==> flow/design.v <==
module PPU (
    input clk,
    input rst,
    input i_en,
    input [32-1:0] data_in,
    input [11:0] scaling_factor,
    output logic[6:0] data_out,
    output logic valid,
    output logic [31:0] data_in_out
);
logic [32 - 1:0] relu_out;
logic [32:0] data_shift;
logic [7:0] data_quant;
logic [8:0] data_temp;
always @(*) begin
    relu_out = (data_in[32 - 1])? 32'd0 : data_in;
    /*verilator lint_off WIDTHEXPAND*/
    /*verilator lint_off WIDTHTRUNC*/
    data_shift = ({relu_out, 1'b0} / scaling_factor);
    /*verilator lint_on WIDTHTRUNC*/
    /*verilator lint_on WIDTHEXPAND*/
    data_temp = (data_shift > 127)? 254 : data_shift[8:0] + {8'b0, data_shift[0]};
end
always @(posedge clk) begin
    if(rst) begin
        valid <= 1'd0;
        data_out <= 7'd0;
        data_in_out <= 32'd0;
    end
    else begin
        valid <= i_en;
        data_out <= (i_en)? data_temp[7:1] : 7'd0;
        data_in_out <= data_in;
    end
end
endmodule
* Tool chain data of PPU
The steps from the RTL of PPU to its reports follow in flow order.
Lines are those of the file above, counted from 1.
Not given: -
- Top :: PPU
- Clock :: clk
- Cell library :: sky130hd
- Corner :: tt_025C_1v80

* Elaborated design
Counts by Yosys on the flattened word-level netlist (proc, flatten, opt, wreduce; memories kept). Register bits leave out memories and registers merged into their read ports (data or address). Print and check cells are left out. Cells with the same type and inputs are merged into one.
- Div/mod/pow operators :: 1
- Magnitude comparators :: 1
- Bitwise gates (word level) :: 1
- $add $sub $neg :: 1
- Mux-type cells :: 2
- Reduce/logical cells :: 1
** Operators with widths (number)
- 33-bit by 12-bit divider with 33-bit output :: 1
- 33-bit by 7-bit > comparator with 1-bit output (second input constant) :: 1
- 31-bit two-way mux :: 1
- 8-bit by 1-bit adder with 8-bit output :: 1
- 8-bit two-way mux :: 1
- 2-bit OR reduction :: 1
- 1-bit inverter :: 1
- Cells after elaboration :: 10
- Input port bits :: 47
- Register bits after elaboration :: 40
- Output and inout port bits :: 40

* Longest topological paths
Longest topological path by Yosys (ltp), each cell counted once; first at word level (registers and memories cut), then after technology mapping (sequential cells cut; the memories' decode and read muxes count).
- Depth in word-level cells :: 4
- ABC_AREA :: 1
- Gate-level depth with buffers :: 597
- Mapped depth without buffers :: 547

* Mapped cells and area
Source: synth_stat.txt of the flow (Yosys; design flattened, memories mapped). It holds for the ABC_AREA given above (unset counts as 0); a run with the other value may have another netlist.
** Cell types
- sky130_fd_sc_hd__ha_1 :: number 331, total area 4.14E+03 sq um
- sky130_fd_sc_hd__nand2_1 :: number 986, total area 3701.05 sq um
- sky130_fd_sc_hd__inv_1 :: number 578, total area 2.17E+03 sq um
- sky130_fd_sc_hd__xor2_1 :: number 175, total area 1532.72 sq um
- sky130_fd_sc_hd__o21ai_0 :: number 276, total area 1.38E+03 sq um
- sky130_fd_sc_hd__nor2_1 :: number 355, total area 1.33E+03 sq um
- sky130_fd_sc_hd__nand3_1 :: number 253, total area 1.27E+03 sq um
- sky130_fd_sc_hd__a21oi_1 :: number 240, total area 1.2E+03 sq um
- sky130_fd_sc_hd__nand3_2 :: number 100, total area 1000.96 sq um
- sky130_fd_sc_hd__nand2_4 :: number 85, total area 957.168 sq um
- sky130_fd_sc_hd__nand2_2 :: number 152, total area 950.912 sq um
- sky130_fd_sc_hd__xnor2_1 :: number 94, total area 823.29 sq um
- sky130_fd_sc_hd__dfxtp_1 :: number 40, total area 800.768 sq um
- sky130_fd_sc_hd__nand4_1 :: number 117, total area 731.952 sq um
- sky130_fd_sc_hd__nand3_4 :: number 34, total area 595.571 sq um
- sky130_fd_sc_hd__nor2_4 :: number 50, total area 563.04 sq um
- sky130_fd_sc_hd__nor2_2 :: number 57, total area 356.592 sq um
- sky130_fd_sc_hd__o21ai_1 :: number 55, total area 275.264 sq um
Other cell types: 67; their cells: 506.
- Cell area after synthesis :: 27966.8 sq um
- Flip-flop cells :: 40
- Cell count :: 4484
- Sequential part of the area :: 800.8 sq um

* Worst setup path after synthesis
OpenSTA on the mapped netlist: ideal clock, no wires. The path of least setup slack (recovery checks aside). Input and output delay are each 20% of the period. Register names are those of the netlist, which keeps one name where synthesis merged equal registers.
- Path type :: input to register
- Start point :: input port scaling_factor[0]
- End point :: register data_out[0]
- Path slack :: 20.204 ns
- Driving pins on the path :: 574
- Delay of the path :: 75.796 ns
- Path buffers :: 54
- External input delay :: 24.000 ns
- Clock period :: 120.0 ns
- Data required time :: 119.879 ns
- Data arrival time :: 99.675 ns
- Setup time :: 0.121 ns
- Synthesis period reached :: 99.796 ns
"delay of the path" = arrival - input delay + setup time.
"driving pins on the path" counts driving pins, that of a launching flip-flop among them; a cell with two outputs on the path counts twice.
"synthesis period reached" is the clock period less the worst setup slack; recovery checks do not enter. This is arithmetic on one report: input and output delays are still those of the set period (20% each).
The rows between start and end are the longest chain of elaborated cells between them; the timing report does not say that the signal goes this way. Where chains are equally long, one stands for them.
A line is the first line of the expression or statement that the cell stems from. Yosys adds cells for indexed reads and writes and turns some case tables into memories.
- Cell sequence :: sky130_fd_sc_hd__inv_1 sky130_fd_sc_hd__ha_1 sky130_fd_sc_hd__nor2_1 sky130_fd_sc_hd__o21ai_2 sky130_fd_sc_hd__nand3_1 sky130_fd_sc_hd__nand2_1 sky130_fd_sc_hd__and2_1 sky130_fd_sc_hd__ha_1 sky130_fd_sc_hd__o21ai_1 sky130_fd_sc_hd__nand2_1 sky130_fd_sc_hd__nand2_2 sky130_fd_sc_hd__nand2_2 sky130_fd_sc_hd__nand2_2 sky130_fd_sc_hd__o21ai_1 sky130_fd_sc_hd__o21ai_1 sky130_fd_sc_hd__inv_1 sky130_fd_sc_hd__ha_1 sky130_fd_sc_hd__inv_1 [... 538 more ...] sky130_fd_sc_hd__nor2_1 sky130_fd_sc_hd__o21ai_0 sky130_fd_sc_hd__nand3_1 sky130_fd_sc_hd__a21boi_0 sky130_fd_sc_hd__nand3_1 sky130_fd_sc_hd__nand2_1 sky130_fd_sc_hd__nor2_1 sky130_fd_sc_hd__nand2_1 sky130_fd_sc_hd__nor2_2 sky130_fd_sc_hd__nand2_4 sky130_fd_sc_hd__ha_1 sky130_fd_sc_hd__inv_1 sky130_fd_sc_hd__nor4_1 sky130_fd_sc_hd__nand4_1 sky130_fd_sc_hd__inv_1 sky130_fd_sc_hd__a21oi_2 sky130_fd_sc_hd__nor2_1 sky130_fd_sc_hd__nor2_1
- Length of the longest elaborated chain :: 3
- Elaborated cells on any way between the ends :: 4
- Source lines of those cells :: 2
** Ends and longest elaborated chain, post-synthesis
- from (decl) :: RTL line 6 : input [11:0] scaling_factor,
- 33-bit by 12-bit divider with 33-bit output :: RTL line 19 : data_shift = ({relu_out, 1'b0} / scaling_factor);
- 8-bit by 1-bit adder with 8-bit output :: RTL line 22 : data_temp = (data_shift > 127)? 254 : data_shift[8:0] + {8'b0, data_shift[0]};
- 8-bit two-way mux :: RTL line 22
- to (assign) :: RTL line 27 : data_out <= 7'd0;
- to (assign) :: RTL line 32 : data_out <= (i_en)? data_temp[7:1] : 7'd0;
- to (decl) :: RTL line 7 : output logic[6:0] data_out,

* Path in the finished layout
Path of least setup slack in the final report of flow run 1 (OpenROAD, finished layout, wires in). Where an end is a register, its clock arrival counts in the times.
- Path type :: input to register
- Start point :: input port data_in[31]
- End point :: register data_out[4]
- Driving pins on the path :: 575
- Clock period :: 205.0 ns
- External input delay :: 41.00 ns
- Path buffers :: 57
- Path slack :: 66.76 ns
- Setup time :: 0.14 ns
- Data required time :: 205.19 ns
- Data arrival time :: 138.43 ns
The rows between start and end are the longest chain of elaborated cells between them; the timing report does not say that the signal goes this way. Where chains are equally long, one stands for them.
- Cell sequence :: sky130_fd_sc_hd__clkdlybuf4s50_1 sky130_fd_sc_hd__clkbuf_1 sky130_fd_sc_hd__clkbuf_1 sky130_fd_sc_hd__clkbuf_1 sky130_fd_sc_hd__nor2_1 sky130_fd_sc_hd__ha_1 sky130_fd_sc_hd__o21ai_1 sky130_fd_sc_hd__nand2_1 sky130_fd_sc_hd__nand2_2 sky130_fd_sc_hd__nand2_2 sky130_fd_sc_hd__nand2_2 sky130_fd_sc_hd__o21ai_1 sky130_fd_sc_hd__o21ai_1 sky130_fd_sc_hd__inv_1 sky130_fd_sc_hd__ha_1 sky130_fd_sc_hd__inv_1 sky130_fd_sc_hd__nor2_1 sky130_fd_sc_hd__nand2_1 [... 539 more ...] sky130_fd_sc_hd__nor2_1 sky130_fd_sc_hd__o21ai_0 sky130_fd_sc_hd__nand3_1 sky130_fd_sc_hd__a21boi_0 sky130_fd_sc_hd__nand3_1 sky130_fd_sc_hd__nand2_1 sky130_fd_sc_hd__nor2_1 sky130_fd_sc_hd__nand2_1 sky130_fd_sc_hd__nor2_2 sky130_fd_sc_hd__nand2_4 sky130_fd_sc_hd__ha_1 sky130_fd_sc_hd__inv_1 sky130_fd_sc_hd__nor4_1 sky130_fd_sc_hd__nand4_1 sky130_fd_sc_hd__inv_1 sky130_fd_sc_hd__a21oi_2 sky130_fd_sc_hd__nor2_1 sky130_fd_sc_hd__nor2_1
- Length of the longest elaborated chain :: 4
- Elaborated cells on any way between the ends :: 5
- Source lines of those cells :: 3
** Ends and longest elaborated chain, after layout
- from (decl) :: RTL line 5 : input [32-1:0] data_in,
- 31-bit two-way mux :: RTL line 16 : relu_out = (data_in[32 - 1])? 32'd0 : data_in;
- 33-bit by 12-bit divider with 33-bit output :: RTL line 19 : data_shift = ({relu_out, 1'b0} / scaling_factor);
- 8-bit by 1-bit adder with 8-bit output :: RTL line 22 : data_temp = (data_shift > 127)? 254 : data_shift[8:0] + {8'b0, data_shift[0]};
- 8-bit two-way mux :: RTL line 22
- to (assign) :: RTL line 27 : data_out <= 7'd0;
- to (assign) :: RTL line 32 : data_out <= (i_en)? data_temp[7:1] : 7'd0;
- to (decl) :: RTL line 7 : output logic[6:0] data_out,

Subject: PPU on sky130hd, stored results

Hello all,

Record of 2 stored runs of the RTL-to-layout flow on PPU, platform sky130hd. The runs are unordered. Constraints: input delay and output delay 20% of the set period each, output load 0.01 pF.
"reached clock period" = clock period - worst setup slack. The figure is calculated, with input and output delays left at 20% of the set period.
"time on the worst setup path" is the time allowed to the run's worst setup path (the clock period less input and output delay, where it has them) less its slack. Clock arrival times count: a late capture clock shortens it, a late launch clock lengthens it.

* Flow run 1
** Files
==> flow/run.sh <==
#!/bin/bash
# the make line also repeats the synthesis and layout settings of config.mk as NAME=value (left out here)
make -C /OpenROAD-flow-scripts/flow DESIGN_CONFIG=/design/flow/config.mk WORK_HOME=/design/flow/orfs CLKGATE_MAP_FILE= finish
==> flow/config.mk <==
export PLATFORM = sky130hd
export DESIGN_NAME = PPU
export DESIGN_NICKNAME = PPU
export VERILOG_FILES = /design/flow/design.v
export SDC_FILE = /design/flow/constraint.sdc
export NUM_CORES = 4
export LEC_CHECK = 0
export ABC_AREA = 1
export CAP_MARGIN = 20
export CELL_PAD_IN_SITES_DETAIL_PLACEMENT = 2
export CELL_PAD_IN_SITES_GLOBAL_PLACEMENT = 2
export CORE_ASPECT_RATIO = 1.15
export CORE_MARGIN = 2
export CORE_UTILIZATION = 40
export CTS_CLUSTER_DIAMETER = 279
export CTS_CLUSTER_SIZE = 73
export GPL_TIMING_DRIVEN = 0
export HOLD_SLACK_MARGIN = 0.14
export MAX_ROUTING_LAYER = met4
export MIN_ROUTING_LAYER = met1
export PLACE_DENSITY = 0.79
export SETUP_SLACK_MARGIN = 5.0
export SLEW_MARGIN = 25
export TNS_END_PERCENT = 65
==> flow/constraint.sdc <==
create_clock -name core_clock -period 205.0 [get_ports {clk}]
set_input_delay 41.0000 -clock core_clock [delete_from_list [all_inputs] [get_ports {clk}]]
set_output_delay 41.0000 -clock core_clock [all_outputs]
set_load 0.01 [all_outputs]
** Results
- Worst-case hold slack :: 40.998 ns
- Time on the worst setup path :: 97.24 ns
- Kind of the worst setup path :: input to register
- Worst setup slack after layout :: 66.760 ns
- Reached clock period :: 138.240 ns
- Standard-cell area after layout :: 30369.1 sq um
- Post-layout utilization :: 0.44
- Die size :: 72052.7 sq um
- Post-route setup TNS :: 0.000 ns
- Area of the synthesized netlist :: 27966.8 sq um

* Flow run 2
** Files
==> flow/run.sh <==
#!/bin/bash
# the make line also repeats the synthesis and layout settings of config.mk as NAME=value (left out here)
make -C /OpenROAD-flow-scripts/flow DESIGN_CONFIG=/design/flow/config.mk WORK_HOME=/design/flow/orfs CLKGATE_MAP_FILE= finish
==> flow/config.mk <==
export PLATFORM = sky130hd
export DESIGN_NAME = PPU
export DESIGN_NICKNAME = PPU
export VERILOG_FILES = /design/flow/design.v
export SDC_FILE = /design/flow/constraint.sdc
export NUM_CORES = 4
export LEC_CHECK = 0
export ABC_AREA = 0
export CAP_MARGIN = 20
export CORE_ASPECT_RATIO = 0.71
export CORE_MARGIN = 2
export CORE_UTILIZATION = 53
export CTS_CLUSTER_SIZE = 92
export GPL_TIMING_DRIVEN = 1
export PLACE_DENSITY_LB_ADDON = 0.14
export SETUP_SLACK_MARGIN = 5.0
export SLEW_MARGIN = 10
export TNS_END_PERCENT = 30
==> flow/constraint.sdc <==
create_clock -name core_clock -period 69.4 [get_ports {clk}]
set_input_delay 13.8800 -clock core_clock [delete_from_list [all_inputs] [get_ports {clk}]]
set_output_delay 13.8800 -clock core_clock [all_outputs]
set_load 0.01 [all_outputs]
** Results
Did not finish, routing stopped with GRT-0232.

Thanks
